==> flow/design.v <==
module flope #(
    parameter int Width = 1
)(
    input logic clk,
    input logic en,
    input logic[Width-1:0] d,
    output logic[Width-1:0] q
);
    always_ff @(posedge clk) begin
        if (en)
            q <= d; 
    end
endmodule
module floper #(
    parameter int Width = 1,
    parameter logic[Width-1:0] ResetValue = 0
)(
    input logic clk,
    input logic reset,
    input logic en,
    input logic[Width-1:0] d,
    output logic[Width-1:0] q
);
    always_ff @(posedge clk or posedge reset) begin
        if (reset)
            q <= ResetValue;
        else if (en)
            q <= d; 
    end
endmodule
module flopr #(
    parameter int Width = 1,
    parameter logic[Width-1:0] ResetValue = 0
)(
    input logic clk,
    input logic reset,
    input logic[Width-1:0] d,
    output logic[Width-1:0] q
);
    always_ff @(posedge clk or posedge reset) begin
        if (reset)
            q <= ResetValue;
        else
            q <= d; 
    end
endmodule
module mux2 #(
    parameter int Width = 1
)(
    input logic[Width-1:0] a0,
    input logic[Width-1:0] a1,
    input logic sel,
    output logic[Width-1:0] y
);
    assign y = sel ? a1 : a0;
endmodule
module mux4 #(
    parameter int Width = 1
)(
    input logic[Width-1:0] a0,
    input logic[Width-1:0] a1,
    input logic[Width-1:0] a2,
    input logic[Width-1:0] a3,
    input logic[1:0] sel,
    output logic[Width-1:0] y
);
    always_comb
        case (sel)
            2'h0: y = a0;
            2'h1: y = a1;
            2'h2: y = a2;
            2'h3: y = a3;
        endcase
endmodule
module controller(
    input logic[6:0] opcode,
    input logic[2:0] funct3,
    input logic funct75,
    output logic[1:0] rs_valid,
    output logic rd_valid,
    output logic[2:0] imm_sel,
    output logic[1:0] src_sel,
    output logic[3:0] alsu_func,
    output logic[1:0] exec_sel,
    output logic jump_d,
    output logic[2:0] flow_ctrl,
    output logic mem_write,
    output logic mem_read,
    output logic[2:0] mem_size,
    output logic system
);
    logic is_shift;
    logic[17:0] controls;
    assign is_shift = funct3[1:0] == 2'b01;
    assign mem_write = (opcode == 7'b01_000_11);
    assign mem_read = (opcode == 7'b00_000_11);
    assign mem_size = funct3;
    assign {rs_valid, rd_valid, imm_sel, src_sel, alsu_func, exec_sel, jump_d, flow_ctrl} = controls;
    always_comb begin
        system = 0;
        case (opcode)
            7'b00_100_11:
                if (is_shift) controls = {3'b01_1,  3'b000, 2'b10, {funct75, funct3},  2'b00, 4'b0000  };
                else          controls = {3'b01_1,  3'b000, 2'b10, {1'b0, funct3},   2'b00, 4'b0000  };
            7'b01_100_11:       controls = {3'b11_1, 3'b000, 2'b00, {funct75, funct3},  2'b00, 4'b0000  };
            7'b01_101_11:      controls = {3'b00_1,   3'b010, 2'b00,  4'b0000,    2'b01,  4'b0000  };
            7'b00_101_11:    controls = {3'b00_1,   3'b010, 2'b11, 4'b0000,  2'b00, 4'b0000  };
            7'b00_000_11:     controls = {3'b01_1,  3'b000, 2'b10, 4'b0000,  2'b00, 4'b0000  };
            7'b01_000_11:    controls = {3'b11_0,  3'b001, 2'b10, 4'b0000,  2'b00, 4'b0000  };
            7'b11_011_11:      controls = {3'b00_1,   3'b100, 2'b00,  4'b0000,    2'b10,  4'b1000 };
            7'b11_001_11:     controls = {3'b01_1,  3'b000, 2'b10, 4'b0000,  2'b10,  4'b0100 };
            7'b11_000_11:
                case (funct3)
                    3'b000:     controls = {3'b11_0,  3'b101, 2'b00, 4'b1000,  2'b00,    4'b0010 };
                    3'b001:     controls = {3'b11_0,  3'b101, 2'b00, 4'b1000,  2'b00,    4'b0011};
                    3'b100:     controls = {3'b11_0,  3'b101, 2'b00, 4'b0010,  2'b00,    4'b0011};
                    3'b101:     controls = {3'b11_0,  3'b101, 2'b00, 4'b0010,  2'b00,    4'b0010 };
                    3'b110:    controls = {3'b11_0,  3'b101, 2'b00, 4'b0011, 2'b00,    4'b0011};
                    3'b111:    controls = {3'b11_0,  3'b101, 2'b00, 4'b0011, 2'b00,    4'b0010 };
                    default:  controls = {3'b00_0,   3'b000, 2'b00,  4'b0000,    2'b00,    4'b0000  };
                endcase
            7'b00_011_11:     controls = {3'b00_0,   3'b000, 2'b00,  4'b0000,    2'b00,    4'b0000  };
            7'b11_100_11: begin
                system = 1;   controls = {3'b00_0,   3'b000, 2'b00,  4'b0000,    2'b00,    4'b0000  };
            end
            default: begin
                system = 1;   controls = {3'b00_0,   3'b000, 2'b00,  4'b0000,    2'b00,    4'b0000  };
            end
        endcase
    end
endmodule
module decode_stage(
    input logic clk,
    input logic halted,
    input logic[31:0] instr_d,
    input logic[31:0] pc_d,
    output logic[2:0] mem_size_d,
    output logic mem_write_d,
    output logic mem_read_d,
    output logic rd_valid_d,
    output logic[1:0] exec_sel_d,
    output logic[2:0] flow_ctrl_d,
    output logic[3:0] alsu_func_d,
    output logic[1:0] src_sel_d,
    output logic[3:0] fwd_sel_d,
    output logic[4:0] rd_d,
    output logic[31:0] reg_a_d,
    output logic[31:0] reg_b_d,
    output logic[31:0] imm_d,
    output logic[31:0] pc_imm_d,
    output logic jump_d,
    input logic[4:0] rd_w,
    input logic rd_valid_w,
    input logic[31:0] reg_d_w,
    input logic[4:0] rd_e,
    input logic rd_valid_e,
    input logic[4:0] rd_m,
    input logic rd_valid_m,
    input logic mem_read_e,
    output logic stall,
    input logic flush,
    output logic system
);
    logic[4:0] rs1;
    logic[4:0] rs2;
    logic[2:0] imm_sel;
    logic[1:0] rs_valid;
    logic mem_write_pre;
    logic mem_read_pre;
    logic rd_valid_pre;
    logic[2:0] flow_ctrl_pre;
    decomposer decomposer(instr_d, rd_d, rs1, rs2);
    reg_file reg_file(
        .clk(clk),
        .a1(rs1),
        .rd1(reg_a_d),
        .a2(rs2),
        .rd2(reg_b_d),
        .a3(rd_w),
        .wd3(reg_d_w),
        .we3(~halted & rd_valid_w)
    );
    imm_dec imm_dec(instr_d, imm_sel, imm_d);
    pc_imm_adder pc_imm_adder(pc_d, imm_d, pc_imm_d);
    logic system_pre;
    controller controller(
        .opcode(instr_d[6:0]),
        .funct3(instr_d[14:12]),
        .funct75(instr_d[30]),
        .rs_valid(rs_valid),
        .rd_valid(rd_valid_pre),
        .imm_sel(imm_sel),
        .src_sel(src_sel_d),
        .alsu_func(alsu_func_d),
        .exec_sel(exec_sel_d),
        .jump_d(jump_d),
        .flow_ctrl(flow_ctrl_pre),
        .mem_write(mem_write_pre),
        .mem_read(mem_read_pre),
        .mem_size(mem_size_d),
        .system(system_pre)
    );
    hazard_unit hazard_unit(
        .rs1(rs1),
        .rs2(rs2),
        .rs_valid(rs_valid),
        .rd_e(rd_e),
        .rd_valid_e(rd_valid_e),
        .rd_m(rd_m),
        .rd_valid_m(rd_valid_m),
        .mem_read_e(mem_read_e),
        .fwd_sel(fwd_sel_d),
        .stall(stall)
    );
    assign system = system_pre & ~flush;
    mux2 #(6) nop_mask(
        {mem_read_pre, mem_write_pre, rd_valid_pre, flow_ctrl_pre},
        6'd0,
        stall | flush,
        {mem_read_d, mem_write_d, rd_valid_d, flow_ctrl_d}
    );
endmodule
module decomposer(
    input logic[31:0] instr,
    output logic[4:0] rd,
    output logic[4:0] rs1,
    output logic[4:0] rs2
);
    assign rd = instr[11:7];
    assign rs1 = instr[19:15];
    assign rs2 = instr[24:20];
endmodule
module hazard_unit(
    input logic[4:0] rs1,
    input logic[4:0] rs2,
    input logic[1:0] rs_valid,
    input logic[4:0] rd_e,
    input logic rd_valid_e,
    input logic[4:0] rd_m,
    input logic rd_valid_m,
    input logic mem_read_e,
    output logic[3:0] fwd_sel,
    output logic stall
);
    always_comb begin
        fwd_sel = 4'b0000;
        stall = 1'b0;
        if (rd_valid_e & rd_e != 5'd0) begin
            fwd_sel[0] = rs_valid[0] & (rs1 == rd_e);
            fwd_sel[1] = rs_valid[1] & (rs2 == rd_e);
            stall = mem_read_e & (fwd_sel[0] | fwd_sel[1]);
        end
        if (rd_valid_m & rd_m != 5'd0) begin
            fwd_sel[2] = rs_valid[0] & (rs1 == rd_m);
            fwd_sel[3] = rs_valid[1] & (rs2 == rd_m);
        end
    end
endmodule
module imm_dec(
    input logic[31:0] instr,
    input logic[2:0] imm_sel,
    output logic[31:0] imm
);
    logic sign;
    assign sign = instr[31];
    always_comb
        case (imm_sel)
            3'b000: imm = { {20{sign}}, instr[31:20] };                                  
            3'b001: imm = { {20{sign}}, instr[31:25], instr[11:7] };                     
            3'b010: imm = { instr[31:12], 12'h0 };                                       
            3'b100: imm = { {12{sign}}, instr[19:12], instr[20], instr[30:21], 1'b0 };   
            3'b101: imm = { {20{sign}}, instr[7], instr[30:25], instr[11:8], 1'b0 };     
            default: imm = 32'h0;
        endcase
endmodule
module pc_imm_adder(
    input logic[31:0] pc,
    input logic[31:0] imm,
    output logic[31:0] pc_imm
);
    assign pc_imm = pc + imm;
endmodule
module reg_file(
    input logic clk,
    input logic[4:0] a1,
    output logic[31:0] rd1,
    input logic[4:0] a2,
    output logic[31:0] rd2,
    input logic[4:0] a3,
    input logic[31:0] wd3,
    input logic we3
);
    logic[31:0] regs[32];
    always_ff @(posedge clk) begin
        if (we3 && a3 != 5'h0)
            regs[a3] <= wd3;
    end
    assign rd1 = (a1 == 5'h0) ? 32'h0 : ((we3 && a1 == a3) ? wd3 : regs[a1]);
    assign rd2 = (a2 == 5'h0) ? 32'h0 : ((we3 && a2 == a3) ? wd3 : regs[a2]);
endmodule
module alsu(
    input logic[31:0] a,
    input logic[31:0] b,
    input logic[3:0] f,
    output logic[31:0] s,
    output logic zero
);
    logic sub_en;
    logic[31:0] bb, sum, xor_res, or_res, and_res, shift_res;
    logic an, bn, sn, slt;
    assign sub_en = f[3] | f[1];
    assign bb = {32{sub_en}} ^ b;
    assign sum = a + bb + sub_en;
    assign xor_res = a ^ b;
    assign or_res = a | b;
    assign and_res = a & b;
    assign an = a[31];
    assign bn = b[31];
    assign sn = sum[31];
    always_comb
        case ({an, bn})
            2'b00: slt = sn;
            2'b01: slt = f[0];
            2'b10: slt = ~f[0];
            2'b11: slt = sn;
        endcase
    shifter shifter(a, b[4:0], f[3:2], shift_res);    
    always_comb
        case (f[2:0])
            3'b000: s = sum;
            3'b001: s = shift_res;
            3'b010: s = {31'h0, slt};
            3'b011: s = {31'h0, slt};
            3'b100: s = xor_res;
            3'b101: s = shift_res;
            3'b110: s = or_res;
            3'b111: s = and_res;
        endcase
    assign zero = ~|s;
endmodule
module execute_stage(
    input logic[1:0] exec_sel_e,
    input logic[2:0] flow_ctrl_e,
    input logic[3:0] alsu_func_e,
    input logic[1:0] src_sel_e,
    input logic[3:0] fwd_sel_e,
    input logic[31:0] reg_a_e,
    input logic[31:0] reg_b_e,
    input logic[31:0] imm_e,
    input logic[31:0] pc_e,
    input logic[31:0] pc4_e,
    output logic[31:0] exec_res_e,
    output logic[31:0] fwd_b_e,
    output logic[1:0] pc_sel_e,
    output logic[31:0] alsu_res_e,
    input logic[31:0] exec_res_m,
    input logic[31:0] reg_d_w,
    output logic flush
);
    logic[31:0] fwd_a;
    logic[31:0] fwd_b;
    logic[31:0] src_a;
    logic[31:0] src_b;
    logic zero;
    fwd_mux fwd_mux(reg_a_e, reg_b_e, exec_res_m, reg_d_w, fwd_sel_e, fwd_a, fwd_b);
    src_mux src_mux(fwd_a, fwd_b, pc_e, imm_e, src_sel_e, src_a, src_b);
    assign fwd_b_e = fwd_b;
    alsu alsu(src_a, src_b, alsu_func_e, alsu_res_e, zero);
    flow_control flow_control(zero, flow_ctrl_e, pc_sel_e, flush);
    mux4 #(32) exec_mux(alsu_res_e, imm_e, pc4_e, pc4_e, exec_sel_e, exec_res_e);
endmodule
module flow_control(
    input logic zero,
    input logic[2:0] flow_ctrl,
    output logic[1:0] pc_sel_e,
    output logic flush
);
    logic branch_cond, branch_taken;
    assign branch_cond = zero ^ flow_ctrl[0];
    assign branch_taken = branch_cond & flow_ctrl[1];
    assign pc_sel_e = {flow_ctrl[2], branch_taken};
    assign flush = branch_taken | flow_ctrl[2];
endmodule
module fwd_mux(
    input logic[31:0] reg_a,
    input logic[31:0] reg_b,
    input logic[31:0] exec_res_m,
    input logic[31:0] reg_d_w,
    input logic[3:0] fwd_sel,
    output logic[31:0] fwd_a,
    output logic[31:0] fwd_b
);
    assign fwd_a = fwd_sel[0] ? exec_res_m : (fwd_sel[2] ? reg_d_w : reg_a);
    assign fwd_b = fwd_sel[1] ? exec_res_m : (fwd_sel[3] ? reg_d_w : reg_b);
endmodule
module shifter (
    input logic[31:0] a,
    input logic[4:0] shamt,
    input logic[1:0] f,
    output logic[31:0] y
);
    logic[63:0] bc;
    logic[4:0] k;
    logic[47:0] d4;
    logic[39:0] d3;
    logic[35:0] d2;
    logic[33:0] d1;
    logic[32:0] d0;
    always_comb
        case (f)
            2'b00: bc = {a, 32'h0};
            2'b01: bc = {32'h0, a};
            2'b10: bc = {a, 32'h0};
            2'b11: bc = {{32{a[31]}}, a};
        endcase
    assign k = {5{~f[0]}} ^ shamt;
    assign d4 = k[4] ? bc[63:16] : bc[47:0];
    assign d3 = k[3] ? d4[47:8] : d4[39:0];
    assign d2 = k[2] ? d3[39:4] : d3[35:0];
    assign d1 = k[1] ? d2[35:2] : d2[33:0];
    assign d0 = k[0] ? d1[33:1] : d1[32:0];
    assign y = f[0] ? d0[31:0] : d0[32:1];
endmodule
module src_mux(
    input logic[31:0] fwd_a,
    input logic[31:0] fwd_b,
    input logic[31:0] pc,
    input logic[31:0] imm,
    input logic[1:0] src_sel,
    output logic[31:0] src_a,
    output logic[31:0] src_b
);
    assign src_a = src_sel[0] ? pc : fwd_a;
    assign src_b = src_sel[1] ? imm : fwd_b;
endmodule
module fetch_stage #(
    parameter logic[31:0] BootVector = 32'h0000_0000
)(
    input logic clk,
    input logic reset,
    input logic halted,
    output logic[31:0] i_addr,
    input logic[31:0] i_data,
    output logic[31:0] instr_f,
    output logic[31:0] pc_f,
    output logic[31:0] pc4_f,
    input logic[31:0] pc_imm_d,
    input logic[31:0] pc_imm_e,
    input logic[31:0] alsu_res_e,
    input logic jump_d,
    input logic[1:0] pc_sel_e,
    input logic stall,
    input logic flush,
    output logic misaligned_pc
);
    logic[31:0] pc1;
    logic[31:0] pc2;
    logic[31:0] pc3;
    floper #(32, BootVector) pc_reg(clk, reset, ~halted & ~stall, pc1, pc_f);
    pc4_adder pc4_adder(pc_f, pc4_f);
    mux2 #(32) pc_mux_d(pc4_f, pc_imm_d, jump_d, pc3);
    mux4 #(32) pc_mux_e(pc3, pc_imm_e, alsu_res_e, alsu_res_e, pc_sel_e, pc2);
    pc_mask pc_mask(pc2, pc1, misaligned_pc);
    assign i_addr = pc_f;
    mux2 #(32) instr_mux(i_data, 32'b000000000000_00000_000_00000_0010011, flush | jump_d, instr_f);
endmodule
module pc4_adder(
    input logic[31:0] pc,
    output logic[31:0] pc4
);
    assign pc4 = pc + 4;
endmodule
module pc_mask(
    input logic[31:0] pc2,
    output logic[31:0] pc1,
    output logic misaligned_pc
);
    assign pc1 = {pc2[31:2], 2'b0};
    assign misaligned_pc = pc2[1];
endmodule
module halt_ctrl(
    input logic clk,
    input logic reset,
    input logic system,
    input logic misaligned_pc,
    input logic misaligned_addr,
    input logic unhalt,
    output logic halted
);
    logic halt_set;
    always_ff @(posedge clk or posedge reset) begin
        if (reset)
            halted <= 0;
        else begin
            if (unhalt)
                halted <= 0;
            else if (halt_set)
                halted <= 1;
        end
    end
    assign halt_set = system | misaligned_pc | misaligned_addr;
endmodule
module addr_dec(
    input logic[31:0] addr,
    output logic[1:0] byte_offset,
    output logic[31:0] word_addr
);
    assign byte_offset = addr[1:0];
    assign word_addr = {addr[31:2], 2'b00};
endmodule
module dmem_ctrl(
    input logic[31:0] a,
    input logic[31:0] wd,
    output logic[31:0] rd,
    input logic mem_write,
    input logic[2:0] mem_size,
    output logic[31:0] d_addr,
    output logic[31:0] d_wdata,
    output logic[3:0] d_wstrb,
    input logic[31:0] d_rdata,
    output logic misaligned_addr
);
    logic[1:0] byte_offset;
    logic[3:0] lanes;
    addr_dec addr_dec(a, byte_offset, d_addr);
    lane_dec lane_dec(byte_offset, mem_size, lanes);
    write_shifter write_shifter(wd, lanes, d_wdata);
    read_shifter read_shifter(d_rdata, lanes, mem_size[2], rd);
    assign d_wstrb = lanes & {4{mem_write}};
    assign misaligned_addr = (lanes == 4'h0);
endmodule
module lane_dec(
    input logic[1:0] byte_offset,
    input logic[2:0] mem_size,
    output logic[3:0] lanes
);
    always_comb begin
        case (mem_size[1:0])
            2'b00:
                case (byte_offset)
                    2'h0: lanes = 4'b0001;
                    2'h1: lanes = 4'b0010;
                    2'h2: lanes = 4'b0100;
                    2'h3: lanes = 4'b1000;
                endcase
            2'b01:
                case (byte_offset)
                    2'h0: lanes = 4'b0011;
                    2'h2: lanes = 4'b1100;
                    default: lanes = 4'b0000;
                endcase
            2'b10:
                lanes = (byte_offset == 2'h0) ? 4'b1111 : 4'b0000;
            default: lanes = 4'b0000;
        endcase
    end
endmodule
module memory_stage(
    input logic halted,
    output logic[31:0] d_addr,
    output logic[31:0] d_wdata,
    output logic[3:0] d_wstrb,
    input logic[31:0] d_rdata,
    input logic[2:0] mem_size_m,
    input logic mem_write_m,
    input logic mem_read_m,
    input logic[31:0] exec_res_m,
    input logic[31:0] fwd_b_m,
    output logic[31:0] reg_d_m,
    output logic misaligned_addr
);
    logic[31:0] mem_res;
    logic mem_op_m;
    logic misaligned_addr_pre;
    dmem_ctrl dmem_ctrl(
        .a(exec_res_m),
        .wd(fwd_b_m),
        .rd(mem_res),
        .mem_write(~halted & mem_write_m),
        .mem_size(mem_size_m),
        .d_addr(d_addr),
        .d_wdata(d_wdata),
        .d_wstrb(d_wstrb),
        .d_rdata(d_rdata),
        .misaligned_addr(misaligned_addr_pre)
    );
    mux2 #(32) mem_mux(exec_res_m, mem_res, mem_read_m, reg_d_m);
    assign mem_op_m = mem_read_m | mem_write_m;
    assign misaligned_addr = misaligned_addr_pre & mem_op_m;
endmodule
module read_shifter(
    input logic[31:0] rdata,
    input logic[3:0] lanes,
    input logic zeroext,
    output logic[31:0] rd
);
    always_comb
        case (lanes)
            4'b0001: rd = zeroext ? {24'h0, rdata[7:0]}   : {{24{rdata[7]}},  rdata[7:0]};
            4'b0010: rd = zeroext ? {24'h0, rdata[15:8]}  : {{24{rdata[15]}}, rdata[15:8]};
            4'b0100: rd = zeroext ? {24'h0, rdata[23:16]} : {{24{rdata[23]}}, rdata[23:16]};
            4'b1000: rd = zeroext ? {24'h0, rdata[31:24]} : {{24{rdata[31]}}, rdata[31:24]};
            4'b0011: rd = zeroext ? {16'h0, rdata[15:0]}  : {{16{rdata[15]}}, rdata[15:0]};
            4'b1100: rd = zeroext ? {16'h0, rdata[31:16]} : {{16{rdata[31]}}, rdata[31:16]};
            4'b1111: rd = rdata;
            default: rd = 32'h0;
        endcase
endmodule
module write_shifter(
    input logic[31:0] wd,
    input logic[3:0] lanes,
    output logic[31:0] wdata
);
    always_comb
        casez (lanes)
            4'b??10: wdata = { wd[31:16], wd[7:0], wd[7:0] };
            4'b?100: wdata = { wd[15:0], wd[15:0] };
            4'b1000: wdata = { wd[7:0], wd[23:0] };
            default: wdata = wd;
        endcase
endmodule
module de_reg(
    input logic clk,
    input logic reset,
    input logic halted,
    input logic[2:0] mem_size_d,
    input logic mem_write_d,
    input logic mem_read_d,
    input logic rd_valid_d,
    input logic[1:0] exec_sel_d,
    input logic[2:0] flow_ctrl_d,
    input logic[3:0] alsu_func_d,
    input logic[1:0] src_sel_d,
    input logic[3:0] fwd_sel_d,
    input logic[4:0] rd_d,
    input logic[31:0] reg_a_d,
    input logic[31:0] reg_b_d,
    input logic[31:0] imm_d,
    input logic[31:0] pc_imm_d,
    input logic[31:0] pc_d,
    input logic[31:0] pc4_d,
    output logic[2:0] mem_size_e,
    output logic mem_write_e,
    output logic mem_read_e,
    output logic rd_valid_e,
    output logic[1:0] exec_sel_e,
    output logic[2:0] flow_ctrl_e,
    output logic[3:0] alsu_func_e,
    output logic[1:0] src_sel_e,
    output logic[3:0] fwd_sel_e,
    output logic[4:0] rd_e,
    output logic[31:0] reg_a_e,
    output logic[31:0] reg_b_e,
    output logic[31:0] imm_e,
    output logic[31:0] pc_imm_e,
    output logic[31:0] pc_e,
    output logic[31:0] pc4_e
);
    floper #(6) floper(
        clk, reset, ~halted,
        {mem_read_d, mem_write_d, rd_valid_d, flow_ctrl_d},
        {mem_read_e, mem_write_e, rd_valid_e, flow_ctrl_e}
    );
    flope #(212) flope(
        clk, ~halted,
        {mem_size_d, exec_sel_d, alsu_func_d, src_sel_d, fwd_sel_d, rd_d, reg_a_d, reg_b_d, imm_d, pc_imm_d, pc_d, pc4_d},
        {mem_size_e, exec_sel_e, alsu_func_e, src_sel_e, fwd_sel_e, rd_e, reg_a_e, reg_b_e, imm_e, pc_imm_e, pc_e, pc4_e}
    );
endmodule
module em_reg(
    input logic clk,
    input logic reset,
    input logic halted,
    input logic[2:0] mem_size_e,
    input logic mem_write_e,
    input logic mem_read_e,
    input logic rd_valid_e,
    input logic[4:0] rd_e,
    input logic[31:0] exec_res_e,
    input logic[31:0] fwd_b_e,
    output logic[2:0] mem_size_m,
    output logic mem_write_m,
    output logic mem_read_m,
    output logic rd_valid_m,
    output logic[4:0] rd_m,
    output logic[31:0] exec_res_m,
    output logic[31:0] fwd_b_m
);
    floper #(3) floper(
        clk, reset, ~halted,
        {mem_read_e, mem_write_e, rd_valid_e},
        {mem_read_m, mem_write_m, rd_valid_m}
    );
    flope #(72) flope(
        clk, ~halted,
        {mem_size_e, rd_e, exec_res_e, fwd_b_e},
        {mem_size_m, rd_m, exec_res_m, fwd_b_m}
    );
endmodule
module fd_reg(
    input logic clk,
    input logic reset,
    input logic halted,
    input logic stall,
    input logic[31:0] instr_f,
    input logic[31:0] pc_f,
    input logic[31:0] pc4_f,
    output logic[31:0] instr_d,
    output logic[31:0] pc_d,
    output logic[31:0] pc4_d
);
    floper #(32,32'b000000000000_00000_000_00000_0010011) floper(
        clk, reset, ~halted & ~stall,
        instr_f,
        instr_d
    );
    flope #(64) flope(
        clk, ~halted & ~stall,
        {pc_f, pc4_f},
        {pc_d, pc4_d}
    );
endmodule
module mw_reg(
    input logic clk,
    input logic reset,
    input logic halted,
    input logic rd_valid_m,
    input logic[4:0] rd_m,
    input logic[31:0] reg_d_m,
    output logic rd_valid_w,
    output logic[4:0] rd_w,
    output logic[31:0] reg_d_w
);
    floper #(1) floper(
        clk, reset, ~halted,
        rd_valid_m,
        rd_valid_w
    );
    flope #(37) flope(
        clk, ~halted,
        {rd_m, reg_d_m},
        {rd_w, reg_d_w}
    );
endmodule
module riscv #(
    parameter logic[31:0] BootVector = 32'h0000_0000
)(
    input logic clk,
    input logic reset,
    output logic halted,
    input logic unhalt,
    output logic[31:0] i_addr,
    input logic[31:0] i_data,
    output logic[31:0] d_addr,
    output logic[31:0] d_wdata,
    output logic[3:0] d_wstrb,
    input logic[31:0] d_rdata
);
    logic[31:0] instr_f;
    logic[31:0] pc_f;
    logic[31:0] pc4_f;
    logic[31:0] instr_d;
    logic[31:0] pc_d;
    logic[31:0] pc4_d;
    logic[2:0] mem_size_d;
    logic mem_write_d;
    logic mem_read_d;
    logic rd_valid_d;
    logic[1:0] exec_sel_d;
    logic[2:0] flow_ctrl_d;
    logic[3:0] alsu_func_d;
    logic[1:0] src_sel_d;
    logic[3:0] fwd_sel_d;
    logic[4:0] rd_d;
    logic[31:0] reg_a_d;
    logic[31:0] reg_b_d;
    logic[31:0] imm_d;
    logic[31:0] pc_imm_d;
    logic jump_d;
    logic[2:0] mem_size_e;
    logic mem_write_e;
    logic mem_read_e;
    logic rd_valid_e;
    logic[1:0] exec_sel_e;
    logic[2:0] flow_ctrl_e;
    logic[3:0] alsu_func_e;
    logic[1:0] src_sel_e;
    logic[3:0] fwd_sel_e;
    logic[4:0] rd_e;
    logic[31:0] reg_a_e;
    logic[31:0] reg_b_e;
    logic[31:0] imm_e;
    logic[31:0] pc_imm_e;
    logic[31:0] pc_e;
    logic[31:0] pc4_e;
    logic[31:0] exec_res_e;
    logic[31:0] fwd_b_e;
    logic[1:0] pc_sel_e;
    logic[31:0] alsu_res_e;
    logic[2:0] mem_size_m;
    logic mem_write_m;
    logic mem_read_m;
    logic rd_valid_m;
    logic[4:0] rd_m;
    logic[31:0] exec_res_m;
    logic[31:0] fwd_b_m;
    logic[31:0] reg_d_m;
    logic rd_valid_w;
    logic[4:0] rd_w;
    logic[31:0] reg_d_w;
    logic stall;
    logic flush;
    logic system;
    logic misaligned_pc;
    logic misaligned_addr;
    fetch_stage fetch(.*);
    fd_reg fd_reg(.*);
    decode_stage decode(.*);
    de_reg de_reg(.*);
    execute_stage execute(.*);
    em_reg em_reg(.*);
    memory_stage memory(.*);
    mw_reg mw_reg(.*);
    halt_ctrl halt_ctrl(.*);
endmodule
Tool chain data of riscv
What the tools print for riscv, step after step.
Lines are those of the file above, counted from 1.
{"block": "setup", "top_module": "riscv", "clk_port": "clk", "cell_library": "sky130hd", "pvt_corner": "tt_025C_1v80"}

After elaboration
Source: Yosys, flattened and elaborated, memories not mapped. Widths are those after wreduce. Registers that Yosys merges into a memory's read port (data or address) are not register bits. Print and check cells do not count.
Memory sizes are those after Yosys's memory passes, which may raise the word count (mostly to a power of two), join words into wider ones and drop unused or constant bits.
{"block": "bits", "ff_bits": 390, "ramBits": 1024, "clocked_rd_ports_x_width": 64, "n_memories": 1, "out_inout_bits": 101, "wordCells": 179}
{"block": "op_classes", "addsub": 4, "eq_ne": 57, "muxes": 44, "bitwise": 33, "reduce_and_logical": 28}
{"block": "memory_table", "name": "decode.reg_file.regs", "words": 32, "word_bits": 32, "read_ports": 2, "write_ports": 1, "line_no": 293, "text": "logic[31:0] regs[32];"}
{"block": "ops", "operator": "two-way mux 32 bit", "n": 17}
{"block": "ops", "operator": "parallel mux 32 bit (select 3 bit)", "n": 3}
{"block": "ops", "operator": "parallel mux 32 bit (select 7 bit)", "n": 1}
{"block": "ops", "operator": "parallel mux 64 bit (select 3 bit)", "n": 1}
{"block": "ops", "operator": "parallel mux 32 bit (select 6 bit)", "n": 1}
{"block": "ops", "operator": "parallel mux 18 bit (select 9 bit)", "n": 1}
{"block": "ops", "operator": "parallel mux 32 bit (select 5 bit)", "n": 1}
{"block": "ops", "operator": "parallel mux 18 bit (select 6 bit)", "n": 1}
{"block": "ops", "operator": "adder 32 bit", "n": 2}
{"block": "ops", "operator": "bitwise XOR 32 bit", "n": 2}
{"block": "ops", "operator": "two-way mux 48 bit", "n": 1}
{"block": "ops", "operator": "two-way mux 40 bit", "n": 1}
{"block": "ops", "operator": "two-way mux 36 bit", "n": 1}
{"block": "ops", "operator": "two-way mux 34 bit", "n": 1}
{"block": "ops", "operator": "== test 3 bit with constant B", "n": 11}
{"block": "ops", "operator": "two-way mux 33 bit", "n": 1}
{"block": "ops", "operator": "adder 32 x 1 -> 32 bit", "n": 1}
{"block": "ops", "operator": "adder 32 x 3 -> 32 bit with constant B", "n": 1}
{"block": "ops", "operator": "bitwise AND 32 bit", "n": 1}
{"block": "ops", "operator": "bitwise OR 32 bit", "n": 1}
{"block": "ops", "operator": "OR reduction 32 bit", "n": 1}
{"block": "ops", "operator": "== test 2 bit with constant B", "n": 12}
{"block": "ops", "operator": "== test 7 x 6 -> 1 bit with constant B", "n": 3}
{"block": "ops", "operator": "== test 7 bit with constant B", "n": 3}
{"block": "ops", "operator": "== test 5 bit", "n": 4}
{"block": "ops", "operator": "parallel mux 4 bit (select 4 bit)", "n": 1}
{"block": "ops", "operator": "nonzero test 5 bit", "n": 3}
{"block": "ops", "operator": "== test 2 x 1 -> 1 bit with constant B", "n": 7}
Not listed: further kinds 32, cells in them 82.

Longest topological paths
Longest topological path by Yosys (ltp), each cell counted once; first at word level (registers and memories cut), then after technology mapping (sequential cells cut; the memories' decode and read muxes count).
{"block": "depth", "depth_word": 22, "abc_area": 0, "mapped_depth": 29}

Mapped cells and area
Source: synth_stat.txt of the flow (Yosys; design flattened, memories mapped). It holds for the ABC_AREA given above (unset counts as 0); a run with the other value may have another netlist.
Totals and module areas in this step are rounded.
{"block": "types", "cell_type": "sky130_fd_sc_hd__edfxtp_1", "n": 1399, "area_total_um2": 4.2E+04}
{"block": "types", "cell_type": "sky130_fd_sc_hd__mux4_2", "n": 642, "area_total_um2": 1.45E+04}
{"block": "types", "cell_type": "sky130_fd_sc_hd__dfrtp_1", "n": 70, "area_total_um2": 1751.68}
{"block": "types", "cell_type": "sky130_fd_sc_hd__mux2i_1", "n": 174, "area_total_um2": 1741.67}
{"block": "types", "cell_type": "sky130_fd_sc_hd__ha_1", "n": 126, "area_total_um2": 1.58E+03}
{"block": "types", "cell_type": "sky130_fd_sc_hd__nor2_1", "n": 398, "area_total_um2": 1.49E+03}
{"block": "types", "cell_type": "sky130_fd_sc_hd__a21oi_1", "n": 252, "area_total_um2": 1261.21}
{"block": "types", "cell_type": "sky130_fd_sc_hd__clkbuf_1", "n": 249, "area_total_um2": 934.646}
{"block": "types", "cell_type": "sky130_fd_sc_hd__nand2_1", "n": 244, "area_total_um2": 915.878}
{"block": "types", "cell_type": "sky130_fd_sc_hd__o21ai_0", "n": 180, "area_total_um2": 900.864}
{"block": "types", "cell_type": "sky130_fd_sc_hd__xnor2_1", "n": 96, "area_total_um2": 840.806}
{"block": "types", "cell_type": "sky130_fd_sc_hd__mux2_2", "n": 62, "area_total_um2": 698.17}
{"block": "types", "cell_type": "sky130_fd_sc_hd__a211oi_1", "n": 89, "area_total_um2": 668.141}
{"block": "types", "cell_type": "sky130_fd_sc_hd__buf_4", "n": 84, "area_total_um2": 630.605}
{"block": "types", "cell_type": "sky130_fd_sc_hd__inv_1", "n": 125, "area_total_um2": 469.2}
{"block": "types", "cell_type": "sky130_fd_sc_hd__xor2_1", "n": 44, "area_total_um2": 385.37}
{"block": "types", "cell_type": "sky130_fd_sc_hd__nor3_1", "n": 76, "area_total_um2": 380.365}
{"block": "types", "cell_type": "sky130_fd_sc_hd__nand2b_1", "n": 57, "area_total_um2": 356.592}
Other cell types: 93; their cells: 901.
{"block": "mapped", "cell_count": 5268, "synth_area_um2": 78240, "sequential_area_um2": 43840, "ffs": 1472, "buffers": 457}
The figures by module come from a second, unflattened synthesis with its own total; it is not the netlist above.
{"block": "hier_totals", "hier_cells": 5646, "hier_area_um2": 83110}
Each row is one instance without its submodules.
{"block": "by_module", "mod": "reg_file", "n_inst": 1, "n_cells": 2520, "area_um2": 47870, "mod_seq_area_um2": 30750}
{"block": "by_module", "mod": "flope #(Width=212)", "n_inst": 1, "n_cells": 212, "area_um2": 6366, "mod_seq_area_um2": 6366}
{"block": "by_module", "mod": "alsu", "n_inst": 1, "n_cells": 684, "area_um2": 4617, "mod_seq_area_um2": 0.0}
{"block": "by_module", "mod": "shifter", "n_inst": 1, "n_cells": 612, "area_um2": 4287, "mod_seq_area_um2": 0.0}
{"block": "by_module", "mod": "flope #(Width=72)", "n_inst": 1, "n_cells": 72, "area_um2": 2162, "mod_seq_area_um2": 2162}
{"block": "by_module", "mod": "flope #(Width=64)", "n_inst": 1, "n_cells": 64, "area_um2": 1922, "mod_seq_area_um2": 1922}
{"block": "by_module", "mod": "pc_imm_adder", "n_inst": 1, "n_cells": 232, "area_um2": 1720, "mod_seq_area_um2": 0.0}
{"block": "by_module", "mod": "mux2 #(Width=32)", "n_inst": 3, "n_cells": 36, "area_um2": 544.3, "mod_seq_area_um2": 0.0}
{"block": "by_module", "mod": "mux4 #(Width=32)", "n_inst": 2, "n_cells": 39, "area_um2": 814.5, "mod_seq_area_um2": 0.0}
{"block": "by_module", "mod": "fwd_mux", "n_inst": 1, "n_cells": 214, "area_um2": 1426, "mod_seq_area_um2": 0.0}
{"block": "by_module", "mod": "floper", "n_inst": 1, "n_cells": 69, "area_um2": 1353, "mod_seq_area_um2": 804.5}
{"block": "by_module", "mod": "floper", "n_inst": 1, "n_cells": 69, "area_um2": 1349, "mod_seq_area_um2": 800.8}
{"block": "by_module", "mod": "flope #(Width=37)", "n_inst": 1, "n_cells": 37, "area_um2": 1111, "mod_seq_area_um2": 1111}
{"block": "by_module", "mod": "src_mux", "n_inst": 1, "n_cells": 72, "area_um2": 1089, "mod_seq_area_um2": 0.0}
Modules not listed: 26.

Path before layout
Source: OpenSTA report_checks on the synthesized netlist (no wires, ideal clock, input and output delay 20% of the period each), path of least setup slack; recovery checks are left aside. Register names are those of the netlist, which keeps one name where synthesis merged equal registers.
{"block": "synth_timing", "path_kind": "register to register", "start": "register halt_ctrl.halted", "end": "register fd_reg.floper.q[10]", "period_ps": 10000, "t_first_pin_ps": 0, "arrival_ps": 11914, "required_ps": 9879, "slack_ps": -2035, "path_delay_ps": 12035, "stages": 9, "path_buffers": 2, "period_less_setup_slack_ps": 12035}
"path_delay_ps" = arrival - input delay + setup time.
"stages": output pins that drive a net of the path, with the launching flip-flop's if there is one; two outputs of one cell count as two.
"period_less_setup_slack_ps" = period - worst setup slack (recovery checks aside). The figure is calculated, with input and output delays left at 20% of the set period.
The rows between start and end are the longest chain of elaborated cells between them; the timing report does not say that the signal goes this way. Where chains are equally long, one stands for them.
A line is the first line of the expression or statement that the cell stems from. Yosys adds cells for indexed reads and writes and turns some case tables into memories.
A register here has more assigning lines than the two given.
{"block": "synth_between", "cell_sequence": "sky130_fd_sc_hd__dfrtp_1 -> sky130_fd_sc_hd__clkinv_1 -> sky130_fd_sc_hd__o31ai_1 -> sky130_fd_sc_hd__clkinv_1 -> sky130_fd_sc_hd__nand2_1 -> sky130_fd_sc_hd__nor3_2 -> sky130_fd_sc_hd__buf_6 -> sky130_fd_sc_hd__buf_6 -> sky130_fd_sc_hd__a22o_1", "elab_chain_len": 2, "cells_between": 2, "cone_classes": "logic (2)"}
{"block": "synth_lines", "item": "from (decl)", "line_no": 488, "text": "output logic halted"}
{"block": "synth_lines", "item": "from (assign)", "line_no": 493, "text": "halted <= 0;"}
{"block": "synth_lines", "item": "from (assign)", "line_no": 496, "text": "halted <= 0;"}
{"block": "synth_lines", "item": "NOT 1 bit", "line_no": 713, "text": "clk, reset, ~halted & ~stall,"}
{"block": "synth_lines", "item": "bitwise AND 1 bit", "line_no": 713}
{"block": "synth_lines", "item": "to (assign)", "line_no": 26, "text": "q <= ResetValue;"}
{"block": "synth_lines", "item": "to (assign)", "line_no": 28, "text": "q <= d;"}
{"block": "synth_lines", "item": "to (decl)", "line_no": 22, "text": "output logic[Width-1:0] q"}
Nets of the timed path that keep an RTL name, with a line that drives or declares them; the list need not be complete.
{"block": "synth_nets", "signal": "fd_reg.flope.en", "line_no": 718, "text": "clk, ~halted & ~stall,"}

Timing after layout
Path of least setup slack in the final report of record 1 (OpenROAD, finished layout, wires in). Where an end is a register, its clock arrival counts in the times.
The path's times are printed in steps of 10 ps; the period is the one set.
{"block": "layout_timing", "path_kind": "register to register", "start": "register de_reg.flope.q[205]", "end": "register fetch.pc_reg.q[13]", "period_ps": 8490, "t_first_pin_ps": 810, "arrival_ps": 9800, "required_ps": 9240, "slack_ps": -560, "stages": 22, "path_buffers": 10}
The rows between start and end are the longest chain of elaborated cells between them; the timing report does not say that the signal goes this way. Where chains are equally long, one stands for them.
{"block": "layout_between", "cell_sequence": "sky130_fd_sc_hd__edfxtp_1 -> sky130_fd_sc_hd__buf_2 -> sky130_fd_sc_hd__inv_1 -> sky130_fd_sc_hd__buf_2 -> sky130_fd_sc_hd__buf_2 -> sky130_fd_sc_hd__clkbuf_1 -> sky130_fd_sc_hd__clkbuf_1 -> sky130_fd_sc_hd__clkbuf_1 -> sky130_fd_sc_hd__clkbuf_1 -> sky130_fd_sc_hd__o21ai_0 -> sky130_fd_sc_hd__o22ai_1 -> sky130_fd_sc_hd__a211o_1 -> sky130_fd_sc_hd__nand3_4 -> sky130_fd_sc_hd__nand4_1 -> sky130_fd_sc_hd__nor4_4 -> sky130_fd_sc_hd__buf_12 -> sky130_fd_sc_hd__nand3_1 -> sky130_fd_sc_hd__o21a_1 -> sky130_fd_sc_hd__clkbuf_1 -> sky130_fd_sc_hd__clkbuf_1 -> sky130_fd_sc_hd__o221ai_1 -> sky130_fd_sc_hd__nand2_1", "elab_chain_len": 17, "cells_between": 35, "cone_classes": "eq/ne (13); mux (9); logic (4); reduce/logical (9)"}
{"block": "layout_lines", "item": "from (decl)", "line_no": 7, "text": "output logic[Width-1:0] q"}
{"block": "layout_lines", "item": "from (assign)", "line_no": 11, "text": "q <= d;"}
{"block": "layout_lines", "item": "zero test 2 bit", "line_no": 410, "text": "case (f)"}
{"block": "layout_lines", "item": "OR reduction 2 bit"}
{"block": "layout_lines", "item": "parallel mux 64 bit (select 3 bit)", "line_no": 410}
{"block": "layout_lines", "item": "two-way mux 48 bit", "line_no": 417, "text": "assign d4 = k[4] ? bc[63:16] : bc[47:0];"}
{"block": "layout_lines", "item": "two-way mux 40 bit", "line_no": 418, "text": "assign d3 = k[3] ? d4[47:8] : d4[39:0];"}
{"block": "layout_lines", "item": "two-way mux 36 bit", "line_no": 419, "text": "assign d2 = k[2] ? d3[39:4] : d3[35:0];"}
{"block": "layout_lines", "item": "two-way mux 34 bit", "line_no": 420, "text": "assign d1 = k[1] ? d2[35:2] : d2[33:0];"}
{"block": "layout_lines", "item": "[3 not listed]"}
{"block": "layout_lines", "item": "OR reduction 32 bit", "line_no": 339, "text": "assign zero = ~|s;"}
{"block": "layout_lines", "item": "zero test 1 bit", "line_no": 339}
{"block": "layout_lines", "item": "bitwise XOR 1 bit", "line_no": 379, "text": "assign branch_cond = zero ^ flow_ctrl[0];"}
{"block": "layout_lines", "item": "bitwise AND 1 bit", "line_no": 380, "text": "assign branch_taken = branch_cond & flow_ctrl[1];"}
{"block": "layout_lines", "item": "== test 2 bit", "line_no": 68, "text": "case (sel)"}
{"block": "layout_lines", "item": "OR reduction 2 bit"}
{"block": "layout_lines", "item": "parallel mux 32 bit (select 3 bit)", "line_no": 68}
{"block": "layout_lines", "item": "to (assign)", "line_no": 26, "text": "q <= ResetValue;"}
{"block": "layout_lines", "item": "to (assign)", "line_no": 28, "text": "q <= d;"}
{"block": "layout_lines", "item": "to (decl)", "line_no": 22, "text": "output logic[Width-1:0] q"}

# Flow runs of riscv

Module riscv, platform sky130hd: 2 stored runs of the flow (Yosys, OpenROAD) with differing settings, in no particular order. Input and output delays are each 20% of the period that was set; the output load is 0.01 pF.
By "timing.achieved_period_ps" is meant the clock period of the run minus its worst setup slack. This is arithmetic on one report: input and output delays are still those of the set period (20% each).
"design_power_uw" rests on the timing tool's default activity at the inputs, not on a simulated workload.
Values from the reports are rounded here.

Record 1
==> flow/run.sh <==
#!/bin/bash
# the make line also repeats the synthesis and layout settings of config.mk as NAME=value (left out here)
make -C /OpenROAD-flow-scripts/flow DESIGN_CONFIG=/design/flow/config.mk WORK_HOME=/design/flow/orfs CLKGATE_MAP_FILE= finish
==> flow/config.mk <==
export PLATFORM = sky130hd
export DESIGN_NAME = riscv
export DESIGN_NICKNAME = riscv
export VERILOG_FILES = /design/flow/design.v
export SDC_FILE = /design/flow/constraint.sdc
export NUM_CORES = 4
export LEC_CHECK = 0
export CAP_MARGIN = 20
export CELL_PAD_IN_SITES_DETAIL_PLACEMENT = 1
export CORE_ASPECT_RATIO = 0.55
export CORE_MARGIN = 2
export CORE_UTILIZATION = 23
export GPL_ROUTABILITY_DRIVEN = 1
export GPL_TIMING_DRIVEN = 0
export MAX_ROUTING_LAYER = met4
export PLACE_DENSITY = 0.74
export SETUP_SLACK_MARGIN = -0.26
export SLEW_MARGIN = 25
==> flow/constraint.sdc <==
create_clock -name core_clock -period 8.49 [get_ports {clk}]
set_input_delay 1.6980 -clock core_clock [delete_from_list [all_inputs] [get_ports {clk}]]
set_output_delay 1.6980 -clock core_clock [all_outputs]
set_load 0.01 [all_outputs]

==> results of record 1, as JSON <==
{
  "yosys.chip_area_um2": 78240,
  "final_die_area_um2": 345100,
  "stdcell_area_um2": 93650,
  "final_util_pct": 27.7,
  "worstSetupSlack_ps": -558,
  "timing.setup.tns_ps": -23600,
  "design_power_uw": 24990,
  "timing.achieved_period_ps": 9048
}

Record 2
==> flow/run.sh <==
#!/bin/bash
# the make line also repeats the synthesis and layout settings of config.mk as NAME=value (left out here)
make -C /OpenROAD-flow-scripts/flow DESIGN_CONFIG=/design/flow/config.mk WORK_HOME=/design/flow/orfs CLKGATE_MAP_FILE= finish
==> flow/config.mk <==
export PLATFORM = sky130hd
export DESIGN_NAME = riscv
export DESIGN_NICKNAME = riscv
export VERILOG_FILES = /design/flow/design.v
export SDC_FILE = /design/flow/constraint.sdc
export NUM_CORES = 4
export LEC_CHECK = 0
export CAP_MARGIN = 25
export CELL_PAD_IN_SITES_DETAIL_PLACEMENT = 2
export CELL_PAD_IN_SITES_GLOBAL_PLACEMENT = 0
export CORE_MARGIN = 3
export CORE_UTILIZATION = 19
export CTS_CLUSTER_DIAMETER = 60
export CTS_CLUSTER_SIZE = 82
export GPL_ROUTABILITY_DRIVEN = 0
export GPL_TIMING_DRIVEN = 0
export MAX_ROUTING_LAYER = met4
export MIN_ROUTING_LAYER = met1
export PLACE_DENSITY_LB_ADDON = 0.26
export SETUP_SLACK_MARGIN = 1.96
export SLEW_MARGIN = 25
export TNS_END_PERCENT = 80
==> flow/constraint.sdc <==
create_clock -name core_clock -period 7.0 [get_ports {clk}]
set_input_delay 1.4000 -clock core_clock [delete_from_list [all_inputs] [get_ports {clk}]]
set_output_delay 1.4000 -clock core_clock [all_outputs]
set_load 0.01 [all_outputs]

==> results of record 2, as JSON <==
{
  "yosys.chip_area_um2": 78240,
  "final_die_area_um2": 419500,
  "stdcell_area_um2": 98720,
  "final_util_pct": 24.1,
  "worstSetupSlack_ps": 323,
  "timing.setup.tns_ps": 0,
  "design_power_uw": 30260,
  "timing.achieved_period_ps": 6677
}
